==> flow/design.v <==
`timescale 1ns/1ps
module updateNeuron
(
	input						clk				,
	input						rst_n			,
	input						i_run			,
	input						i_init			,
	input						i_s_lern		,
	input						i_s_infr		,
	input signed 	[24:0]  	exc_current		,
	input signed 	[24:0]  	inh_current		,
	output 						o_s_init		,
	output						o_spike			,
	output						o_valid			,
	output			[4:0]		o_neuron_idx	,
	output			[49:0]		d_c				,
	output			[4:0]		addr_c			,
	output						ce_c			,
	output						we_c			,
	input			[49:0]		q_c				,
	output			[54:0]		d_m				,
	output			[4:0]		addr_m			,
	output						ce_m			,
	output						we_m			,
	input			[54:0]		q_m
);
wire 					s_idle					;
wire 					s_init					;
wire 					s_read					;
wire 					s_calc					;
wire 					s_wrte					;
wire 					s_done					;
reg 			[3:0] 	fsm						;
reg 			[2:0] 	c_state					;
reg 			[2:0] 	n_state					;
reg 			[4:0] 	neuron_idx				;
reg signed 		[24:0] 	exc_cur_buf				;
reg signed 		[24:0] 	inh_cur_buf				;
wire signed 	[24:0] 	c_ge					;
wire signed 	[24:0] 	c_gi					;
wire signed 	[24:0] 	c_vm					;
wire signed 	[24:0] 	c_vt					;
wire 					c_ref_check				;
wire 			[3:0] 	c_ref_count				;
wire signed 	[24:0] 	e_rest = 25'd5242880	;		 
wire signed 	[24:0] 	e_exc = 25'd6881280		;		 
wire signed 	[24:0] 	e_inh = 25'd3604480		;		 
wire signed 	[24:0] 	thresh_add  = 25'd11240	;	 
wire signed 	[24:0] 	inh_max = 25'd655360	;		 
reg signed 		[24:0] 	mult_1_in_1				;
reg signed 		[17:0] 	mult_1_in_2				;
reg signed 		[24:0] 	mult_2_in_1				;
reg signed 		[17:0] 	mult_2_in_2				;
reg signed 		[24:0] 	add_max					;	
reg signed 		[42:0] 	mult_1_out				;
reg signed 		[42:0] 	mult_2_out				;
reg signed 		[24:0] 	n_ge					;
reg signed 		[24:0] 	n_gi					;
reg signed 		[24:0] 	n_vm					;
reg signed 		[24:0] 	n_vt					;
reg 					n_ref_check				;
reg 			[3:0] 	n_ref_count				;
reg 					fire					;
localparam S_IDLE = 3'b000;
localparam S_READ = 3'b001;
localparam S_CALC = 3'b010;
localparam S_WRTE = 3'b011;
localparam S_INIT = 3'b111;
localparam S_DONE = 3'b100;
always @(posedge clk or negedge rst_n) begin
	if(!rst_n) begin
		exc_cur_buf <= 25'd0;
		inh_cur_buf <= 25'd0;
	end else if(i_run) begin
		exc_cur_buf <= exc_current;
		inh_cur_buf <= inh_current;
	end
end
always @(*) begin
	n_state = c_state;
	case(c_state)
		S_IDLE: begin
			if(i_run)
				n_state = S_READ;
			if(i_init)
				n_state = S_INIT;
		end 
		S_INIT:
			if(neuron_idx == 5'd17) 
				n_state = S_IDLE;
		S_READ:
			n_state = S_CALC;
		S_CALC:
			if(fsm == 4'd9)
				n_state = S_WRTE;
		S_WRTE:
			n_state = S_DONE;
		S_DONE:
			n_state = S_IDLE;
	endcase
end
always @(posedge clk or negedge rst_n) begin
	if(!rst_n) begin
		c_state <= S_IDLE;
	end else begin
		c_state <= n_state;
	end
end
assign s_idle = (c_state == S_IDLE);
assign s_init = (c_state == S_INIT);
assign s_read = (c_state == S_READ);
assign s_calc = (c_state == S_CALC);
assign s_wrte = (c_state == S_WRTE);
assign s_done = (c_state == S_DONE);
always @(posedge clk or negedge rst_n) begin
	if(!rst_n) begin
		fsm <= 4'd0;
	end else begin
		if(s_calc) begin
			fsm <= fsm + 4'd1;
		end else begin
			fsm <= 4'd0;
		end
	end
end
always @(posedge clk or negedge rst_n) begin
	if(!rst_n) begin
		neuron_idx <= 5'd0;
	end else begin
		if(s_done || s_init) begin
			if(neuron_idx == 5'd17) begin
				neuron_idx <= 5'd0;
			end else begin
				neuron_idx <= neuron_idx + 5'd1;
			end
		end else begin
			neuron_idx <= neuron_idx;
		end
	end
end
reg signed [24:0] add2_1_in_1;
reg signed [24:0] add2_1_in_2;
reg signed [24:0] add2_2_in_1;
reg signed [24:0] add2_2_in_2;
reg signed [24:0] add3_1_in_1;
reg signed [24:0] add3_1_in_2;
reg signed [24:0] add3_1_in_3;
reg signed [24:0] add3_2_in_1;
reg signed [24:0] add3_2_in_2;
reg signed [24:0] add3_2_in_3;
(* dont_touch = "true" *) wire signed [24:0] add2_1_out;
(* dont_touch = "true" *) wire signed [24:0] add2_2_out;
(* dont_touch = "true" *) wire signed [24:0] add3_1_out;
(* dont_touch = "true" *) wire signed [24:0] add3_2_out;
always @(posedge clk or negedge rst_n) begin
	if(!rst_n) begin
		add2_1_in_1 <= 25'd0;
		add2_1_in_2 <= 25'd0;
		add2_2_in_1 <= 25'd0;
		add2_2_in_2 <= 25'd0;
		add3_1_in_1 <= 25'd0;
		add3_1_in_2 <= 25'd0;
		add3_1_in_3 <= 25'd0;
		add3_2_in_1 <= 25'd0;
		add3_2_in_2 <= 25'd0;
		add3_2_in_3 <= 25'd0;
	end else begin
		case (fsm)
			4'd0: begin
				add2_1_in_1 <= 25'd0;
				add2_1_in_2 <= 25'd0;
				add2_2_in_1 <= 25'd0;
				add2_2_in_2 <= 25'd0;
				add3_1_in_1 <= 25'd0;
				add3_1_in_2 <= 25'd0;
				add3_1_in_3 <= 25'd0;
				add3_2_in_1 <= 25'd0;
				add3_2_in_2 <= 25'd0;
				add3_2_in_3 <= 25'd0;
			end
			4'd1: begin
				add2_1_in_1 <= 25'd0;		
				add2_1_in_2 <= 25'd0;
				add2_2_in_1 <= 25'd0;		
				add2_2_in_2 <= 25'd0;
				add3_1_in_1 <= 25'd0;
				add3_1_in_2 <= 25'd0;
				add3_1_in_3 <= 25'd0;
				add3_2_in_1 <= c_ref_check ? 25'd0 : c_gi;
				add3_2_in_2 <= c_ref_check ? 25'd0 : inh_cur_buf;
				add3_2_in_3 <= c_ref_check ? 25'd0 : -(c_gi >>> 4);
			end
			4'd2: begin
				if(!c_ref_check) begin
					add2_1_in_1 <= e_exc;		 
					add2_1_in_2 <= -c_vm;
					add2_2_in_1 <= e_inh;		 
					add2_2_in_2 <= -c_vm;
					add3_1_in_1 <= c_ge;
					add3_1_in_2 <= exc_cur_buf;
					add3_1_in_3 <= -(c_ge >>> 3);
					add3_2_in_1 <= add3_2_in_1;
					add3_2_in_2 <= add3_2_in_2;
					add3_2_in_3 <= add3_2_in_3;
				end else begin
					add2_1_in_1 <= 25'd0;		 
					add2_1_in_2 <= 25'd0;
					add2_2_in_1 <= 25'd0;		 
					add2_2_in_2 <= 25'd0;
					add3_1_in_1 <= 25'd0;
					add3_1_in_2 <= 25'd0;
					add3_1_in_3 <= 25'd0;
					add3_2_in_1 <= 25'd0;
					add3_2_in_2 <= 25'd0;
					add3_2_in_3 <= 25'd0;
				end
			end
			4'd3: begin
				add2_1_in_1 <= add2_1_in_1;		
				add2_1_in_2 <= add2_1_in_2;
				add2_2_in_1 <= add2_2_in_1;		
				add2_2_in_2 <= add2_2_in_2;
				add3_1_in_1 <= add3_1_in_1;
				add3_1_in_2 <= add3_1_in_2;
				add3_1_in_3 <= add3_1_in_3;
				add3_2_in_1 <= add3_2_in_1;
				add3_2_in_2 <= add3_2_in_2;
				add3_2_in_3 <= add3_2_in_3;
			end
			4'd4: begin
				if(!c_ref_check) begin
					add2_1_in_1 <= e_rest;		 
					add2_1_in_2 <= -c_vm;
					add2_2_in_1 <= add2_2_in_1;		
					add2_2_in_2 <= add2_2_in_2;
					add3_1_in_1 <= add3_1_in_1;
					add3_1_in_2 <= add3_1_in_2;
					add3_1_in_3 <= add3_1_in_3;
					add3_2_in_1 <= add3_2_in_1;
					add3_2_in_2 <= add3_2_in_2;
					add3_2_in_3 <= add3_2_in_3;
				end else begin
					add2_1_in_1 <= 25'd0;		
					add2_1_in_2 <= 25'd0;
					add2_2_in_1 <= add2_2_in_1;		
					add2_2_in_2 <= add2_2_in_2;
					add3_1_in_1 <= add3_1_in_1;
					add3_1_in_2 <= add3_1_in_2;
					add3_1_in_3 <= add3_1_in_3;
					add3_2_in_1 <= add3_2_in_1;
					add3_2_in_2 <= add3_2_in_2;
					add3_2_in_3 <= add3_2_in_3;
				end
			end
			4'd5: begin
				add2_1_in_1 <= i_s_lern ? e_rest : 25'd0;		 
				add2_1_in_2 <= i_s_lern ? -c_vt : 25'd0;
				add2_2_in_1 <= add2_2_in_1;		
				add2_2_in_2 <= add2_2_in_2;
				add3_1_in_1 <= mult_1_out >>> 10;
				add3_1_in_2 <= mult_2_out >>> 10;
				add3_1_in_3 <= add2_1_out >>> 1;
				add3_2_in_1 <= add3_2_in_1;
				add3_2_in_2 <= add3_2_in_2;
				add3_2_in_3 <= add3_2_in_3;
			end
			4'd6: begin
				if(!c_ref_check) begin
					add2_1_in_1 <= c_vm;
					add2_1_in_2 <= add3_1_out >>> 7;
					add2_2_in_1 <= c_vt;
					add2_2_in_2 <= add2_1_out >>> 17;
					add3_1_in_1 <= add3_1_in_1;
					add3_1_in_2 <= add3_1_in_2;
					add3_1_in_3 <= add3_1_in_3;
					add3_2_in_1 <= add3_2_in_1;
					add3_2_in_2 <= add3_2_in_2;
					add3_2_in_3 <= add3_2_in_3;
				end else begin
					add2_1_in_1 <= c_vm;
					add2_1_in_2 <= 25'd0;
					add2_2_in_1 <= c_vt;
					add2_2_in_2 <= add2_1_out >>> 17;
					add3_1_in_1 <= add3_1_in_1;
					add3_1_in_2 <= add3_1_in_2;
					add3_1_in_3 <= add3_1_in_3;
					add3_2_in_1 <= add3_2_in_1;
					add3_2_in_2 <= add3_2_in_2;
					add3_2_in_3 <= add3_2_in_3;
				end
			end
			4'd7: begin
				add2_1_in_1 <= add2_1_in_1;
				add2_1_in_2 <= add2_1_in_2;
				add2_2_in_1 <= add2_2_in_1;
				add2_2_in_2 <= add2_2_in_2;
				add3_1_in_1 <= add3_1_in_1;
				add3_1_in_2 <= add3_1_in_2;
				add3_1_in_3 <= add3_1_in_3;
				add3_2_in_1 <= add3_2_in_1;
				add3_2_in_2 <= add3_2_in_2;
				add3_2_in_3 <= add3_2_in_3;
			end
			4'd8: begin
				if(fire) begin
					add2_1_in_1 <= i_s_infr ? 25'd0 : thresh_add;		 
					add2_1_in_2 <= n_vt;
					add2_2_in_1 <= add2_2_in_1;		
					add2_2_in_2 <= add2_2_in_2;
					add3_1_in_1 <= add3_1_in_1;
					add3_1_in_2 <= add3_1_in_2;
					add3_1_in_3 <= add3_1_in_3;
					add3_2_in_1 <= add3_2_in_1;
					add3_2_in_2 <= add3_2_in_2;
					add3_2_in_3 <= add3_2_in_3;
				end else begin
					add2_1_in_1 <= add2_1_in_1;		
					add2_1_in_2 <= add2_1_in_2;
					add2_2_in_1 <= add2_2_in_1;		
					add2_2_in_2 <= add2_2_in_2;
					add3_1_in_1 <= add3_1_in_1;
					add3_1_in_2 <= add3_1_in_2;
					add3_1_in_3 <= add3_1_in_3;
					add3_2_in_1 <= add3_2_in_1;
					add3_2_in_2 <= add3_2_in_2;
					add3_2_in_3 <= add3_2_in_3;
				end
			end
			default: begin
				add2_1_in_1 <= add2_1_in_1;
				add2_1_in_2 <= add2_1_in_2;
				add2_2_in_1 <= add2_2_in_1;
				add2_2_in_2 <= add2_2_in_2;
				add3_1_in_1 <= add3_1_in_1;
				add3_1_in_2 <= add3_1_in_2;
				add3_1_in_3 <= add3_1_in_3;
				add3_2_in_1 <= add3_2_in_1;
				add3_2_in_2 <= add3_2_in_2;
				add3_2_in_3 <= add3_2_in_3;
			end
		endcase
	end
end
assign add2_1_out = add2_1_in_1 + add2_1_in_2;
assign add2_2_out = add2_2_in_1 + add2_2_in_2;
assign add3_1_out = add3_1_in_1 + add3_1_in_2 + add3_1_in_3;
assign add3_2_out = add3_2_in_1 + add3_2_in_2 + add3_2_in_3;
always @(posedge clk or negedge rst_n) begin
	if(!rst_n) begin
		add_max <= 25'd0;
	end else begin
		if(fsm == 4'd2) begin
			add_max <= (inh_max < add3_2_out) ? inh_max : add3_2_out;
		end else if(fsm == 4'd8) begin
			add_max <= 25'd0;
		end else begin
			add_max <= add_max;
		end
	end
end
always @(posedge clk) begin
	mult_1_out <= mult_1_in_1 * mult_1_in_2;
	mult_2_out <= mult_2_in_1 * mult_2_in_2;
end
always @(posedge clk or negedge rst_n) begin
	if(!rst_n) begin
		mult_1_in_1 <= 25'd0;  
		mult_1_in_2 <= 18'd0; 
		mult_2_in_1 <= 25'd0; 
		mult_2_in_2 <= 18'd0; 
	end else begin
		if(fsm == 4'd3) begin
			mult_1_in_1 <= add3_1_out;  
			mult_1_in_2 <= add2_1_out >>> 7; 
			mult_2_in_1 <= add_max; 
			mult_2_in_2 <= add2_2_out >>> 7; 
		end else begin
			mult_1_in_1 <= 25'd0;  
			mult_1_in_2 <= 18'd0; 
			mult_2_in_1 <= 25'd0; 
			mult_2_in_2 <= 18'd0; 
		end
	end
end
always @(posedge clk or negedge rst_n) begin
	if(!rst_n) begin
		n_ge <= 25'd0;
		n_gi <= 25'd0;
		n_vm <= 25'd0;
		n_vt <= 25'd0;
		fire <= 1'd0;
		n_ref_check <= 1'b0;
		n_ref_count <= 4'd0;
	end else begin 
		case (fsm)
			4'd3: begin
				n_ge <= add3_1_out;
				n_gi <= add_max;
				fire <= 1'b0;
			end
			4'd5: begin
				if(c_ref_check) begin
					n_ref_count <= c_ref_count + 4'd1;
				end else begin
					n_ref_count <= c_ref_count;
				end
				n_ref_check <= c_ref_check;
			end
			4'd7: begin
				n_vm <= add2_1_out;
				n_vt <= add2_2_out;
				if(add2_1_out > add2_2_out) begin
					fire <= 1'b1;
					n_ref_check <= 1'b1;
					n_ge <= 25'd0;
					n_gi <= 25'd0;
				end
			end
			4'd9: begin
				if(fire) begin
					n_vm <= e_rest;		 
					n_vt <= add2_1_out;
				end
				if(n_ref_count == 4'd11) begin
					n_ref_check <= 1'b0;
					n_ref_count <= 4'd0;
				end
			end
		endcase
	end
end
assign ce_c 		= 		s_init || s_read || s_wrte;
assign we_c 		= 		s_init || s_wrte; 
assign ce_m 		= 		s_init || s_read || s_wrte;
assign we_m 		= 		s_init || s_wrte;
assign addr_c 		= 		neuron_idx;
assign addr_m 		= 		neuron_idx;
assign d_c 			= 		s_init ? 50'd0 : {n_ge, n_gi};
assign d_m 			= 		s_init ? {1'b0, 4'd0, e_rest, 25'd5406720} : {n_ref_check, n_ref_count, n_vm, n_vt};
assign c_ge 		= 		q_c[49:25];
assign c_gi 		= 		q_c[24:0];
assign c_vm 		= 		q_m[49:25];
assign c_vt 		= 		q_m[24:0];
assign c_ref_check 	= 		q_m[54];
assign c_ref_count 	= 		q_m[53:50];
assign o_s_init 	=	 	s_init;
assign o_spike 		= 		fire;
assign o_valid 		= 		s_done;
assign o_neuron_idx = 		neuron_idx;
endmodule
### From RTL to reports: updateNeuron

Tool output for the design above, in the order of the flow.
Line numbers count from 1 in the design file above.
Operators: Yosys type, input widths -> output width; for muxes data width and select width s.
Cell names lack the library's common part.
Not given: n/a

* top: updateNeuron
* clock input: clk
* standard-cell library: sky130hd
* timing corner: tt_025C_1v80

### Word-level counts

Counts by Yosys on the flattened word-level netlist (proc, flatten, opt, wreduce; memories kept). Register bits leave out memories and registers merged into their read ports (data or address). Print and check cells are left out. Cells with the same type and inputs are merged into one.

* $add $sub $neg: 13
* multipliers: 2
* $lt $le $gt $ge: 2
* equal/unequal tests: 24
* multiplexer cells: 57
* reductions and logical operators: 25

Operator list (number)
* $mul 25x18->35: 2
* $pmux 25 s3: 8
* $mux 25: 20
* $pmux 25 s2: 4
* $add 25x25->25: 6
* $pmux 25 s6: 1
* $pmux 25 s5: 1
* $mux 23: 3
* $mux 55: 1
* $neg 25->25: 2
* $mux 50: 1
* $mux 18: 2
* $lt 21x25->1 const A: 1
* $neg 21->25: 1
* $neg 22->25: 1
* $gt 25x25->1: 1
* $mux 22: 1
* $pmux 3 s6: 1
* $eq 4x3->1 const B: 4
* $ne 2x2->1 const B: 7
* $mux 14: 1
* $reduce_bool 3->1: 4
* $eq 4x4->1 const B: 3
* $reduce_bool 6->1: 2
* $mux 4: 3
* $mux 3: 4
* $reduce_and 2->1: 5
* $reduce_bool 2->1: 4

Not listed: further kinds 20, cells in them 29.

* register bits after elaboration: 599
* input bits: 161

### Logic depth

Longest topological path by Yosys (ltp), each cell counted once; first at word level (registers and memories cut), then after technology mapping (sequential cells cut; the memories' decode and read muxes count).

* depth in word-level cells: 5
* ABC_AREA: 0
* depth in mapped cells: 25

### Netlist

Yosys stat after the flow's synthesis: flattened, memories mapped to cells. It holds for the ABC_AREA given above (unset counts as 0); a run with the other value may have another netlist.
Totals and module areas in this step are rounded.

* mapped cells: 5699
* chip area (Yosys): 55640 um^2
* area of sequential cells: 14290 um^2
* mapped flip-flops: 581

Cells by type (number)
* fa_1: 782
* dfrtp_1: 530
* ha_1: 317
* inv_1: 989
* and2_1: 381
* nand2_1: 597
* xnor2_1: 148
* a22o_1: 120
* dfxtp_1: 50
* clkbuf_1: 248
* xor2_1: 96
* a21o_1: 111
* nor2_1: 218
* o21ai_0: 160
* nor2b_1: 121
* a222oi_1: 69
* a21oi_1: 118
* mux2_2: 50

Other cell types: 71; their cells: 594.

### Timing after synthesis

Source: OpenSTA report_checks on the synthesized netlist (no wires, ideal clock, input and output delay 20% of the period each), path of least setup slack; recovery checks are left aside. Register names are those of the netlist, which keeps one name where synthesis merged equal registers.

* path kind: reg-to-reg
* start point: register mult_1_in_2[9]
* end point: register mult_1_out[33]
* period: 7200 ps
* time at the first pin: 0 ps
* arrival time: 6090 ps
* slack: 1014 ps
* delay of the path: 6185 ps
* driving pins on the path: 25
* buffers on the path: 2
* period reached after synthesis: 6186 ps

"delay of the path" is the arrival time less input delay plus setup time.
"driving pins on the path" counts driving pins, that of a launching flip-flop among them; a cell with two outputs on the path counts twice.
"period reached after synthesis" is the clock period less the worst setup slack; recovery checks do not enter. This is arithmetic on one report: input and output delays are still those of the set period (20% each).
Between the ends stands the longest chain of elaborated cells between them, by number of cells; it is not shown to be the way that was timed. Of several equally long chains one is given.
Each line given opens the expression or statement behind the cell; cells for indexed reads and writes are added by Yosys, which also makes memories of some case tables.
At most two assigning lines are given for a register; there are more.

* path through: dfrtp_1 > clkbuf_1 > clkbuf_1 > nand2_1 > fa_1 > inv_1 > fa_1 > inv_1 > fa_1 > inv_1 > fa_1 > fa_1 > inv_1 > fa_1 > inv_1 > ha_1 > and4_1 > nand2_1 > a211oi_1 > o31a_1 > a41oi_1 > nand2b_1 > a211oi_1 > o21ai_1 > a221oi_1
* cells in the longest elaborated chain: 1
* elaborated cells on any way between the ends: 1

Ends and longest elaborated chain, after synthesis
* start, declared: RTL line 51 `reg signed [17:0] mult_1_in_2 ;`
* start, assigned: RTL line 368 `mult_1_in_2 <= 18'd0;`
* start, assigned: RTL line 374 `mult_1_in_2 <= add2_1_out >>> 7;`
* $mul 25x18->35: RTL line 362 `mult_1_out <= mult_1_in_1 * mult_1_in_2;`
* end, assigned: RTL line 362

### Timing after layout

From the final timing report of entry A: the path of least setup slack in the routed layout; clock arrival at registers is part of the times.
The path's times are printed in steps of 10 ps; the period is the one set.

* path kind: reg-to-reg
* start point: register mult_2_in_2[10]
* end point: register mult_2_out[34]
* period: 6890 ps
* time at the first pin: 610 ps
* arrival time: 7130 ps
* slack: 280 ps
* driving pins on the path: 22
* buffers on the path: 0

Between the ends stands the longest chain of elaborated cells between them, by number of cells; it is not shown to be the way that was timed. Of several equally long chains one is given.
At most two assigning lines are given for a register; there are more.

* path through: dfrtp_1 > nand2_1 > fa_1 > inv_1 > fa_1 > fa_1 > fa_1 > fa_1 > inv_1 > fa_1 > inv_1 > ha_1 > and3_1 > nand3_1 > a2111o_1 > a31oi_1 > o211ai_1 > nand2_1 > nand4_1 > nand4b_1 > a21oi_1 > xnor2_1
* cells in the longest elaborated chain: 1
* elaborated cells on any way between the ends: 1

Ends and longest elaborated chain, post-layout
* start, declared: RTL line 53 `reg signed [17:0] mult_2_in_2 ;`
* start, assigned: RTL line 370 `mult_2_in_2 <= 18'd0;`
* start, assigned: RTL line 376 `mult_2_in_2 <= add2_2_out >>> 7;`
* $mul 25x18->35: RTL line 363 `mult_2_out <= mult_2_in_1 * mult_2_in_2;`
* end, assigned: RTL line 363

Flow measurements of updateNeuron on sky130hd: 4 stored runs with different settings, listed in no order. Input and output delays are each 20% of the period that was set; the output load is 0.01 pF.
"period achieved" means the clock period less the worst setup slack. The figure is calculated, with input and output delays left at 20% of the set period.
"worst setup path time": the worst setup path's part of the clock period (all of it between registers, 20% less for each end at a port) less its slack. A launch clock that arrives late makes it longer, a capture clock that arrives late makes it shorter.
"total design power": no workload was simulated; the value follows from the tool's default switching activity.
"worst setup path time" is known to 10 ps.
The measured numbers are rounded.

### Entry A

Settings: `CORE_UTILIZATION=63`, `period_ns=6.89`, `CAP_MARGIN=20`, `CORE_MARGIN=2`, `SLEW_MARGIN=20`

- Die outline area: 90720 um^2
- Standard-cell area after layout: 62410 um^2
- Yosys chip area after synthesis: 55640 um^2
- Utilization of the finished layout: 71.6%
- Total design power: 12030 uW
- Period achieved: 6611 ps
- Setup slack of the critical path: 279 ps
- Sum of negative setup slack: 0 ps
- Worst setup path time: 6610 ps
- Class of the worst setup path: reg-to-reg

### Entry B

Settings: `MIN_ROUTING_LAYER=met2`, `period_ns=4.14`, `CAP_MARGIN=20`, `CORE_MARGIN=2`, `CORE_UTILIZATION=40`, `SLEW_MARGIN=20`

- Die outline area: 142100 um^2
- Standard-cell area after layout: 70550 um^2
- Yosys chip area after synthesis: 55640 um^2
- Utilization of the finished layout: 51.2%
- Total design power: 23340 uW
- Period achieved: 6154 ps
- Setup slack of the critical path: -2014 ps
- Sum of negative setup slack: -106300 ps
- Worst setup path time: 6150 ps
- Class of the worst setup path: reg-to-reg

### Entry C

Settings: `CAP_MARGIN=25`, `CELL_PAD_IN_SITES_DETAIL_PLACEMENT=1`, `CORE_UTILIZATION=18`, `CTS_CLUSTER_SIZE=70`, `GPL_TIMING_DRIVEN=0`, `HOLD_SLACK_MARGIN=-0.1`, `MIN_ROUTING_LAYER=met2`, `SETUP_SLACK_MARGIN=0.72`, `SLEW_MARGIN=15`, `period_ns=6.63`, `CORE_MARGIN=2`

- Die outline area: 313600 um^2
- Standard-cell area after layout: 69960 um^2
- Yosys chip area after synthesis: 55640 um^2
- Utilization of the finished layout: 22.7%
- Total design power: 14050 uW
- Period achieved: 6790 ps
- Setup slack of the critical path: -160 ps
- Sum of negative setup slack: -378 ps
- Worst setup path time: 6790 ps
- Class of the worst setup path: reg-to-reg

### Entry D

Settings: `CORE_MARGIN=5`, `GPL_TIMING_DRIVEN=0`, `period_ns=4.63`, `CAP_MARGIN=20`, `CORE_UTILIZATION=40`, `SLEW_MARGIN=20`

- Die outline area: 146700 um^2
- Standard-cell area after layout: 68430 um^2
- Yosys chip area after synthesis: 55640 um^2
- Utilization of the finished layout: 49.6%
- Total design power: 19520 uW
- Period achieved: 6376 ps
- Setup slack of the critical path: -1746 ps
- Sum of negative setup slack: -59510 ps
- Worst setup path time: 6380 ps
- Class of the worst setup path: reg-to-reg
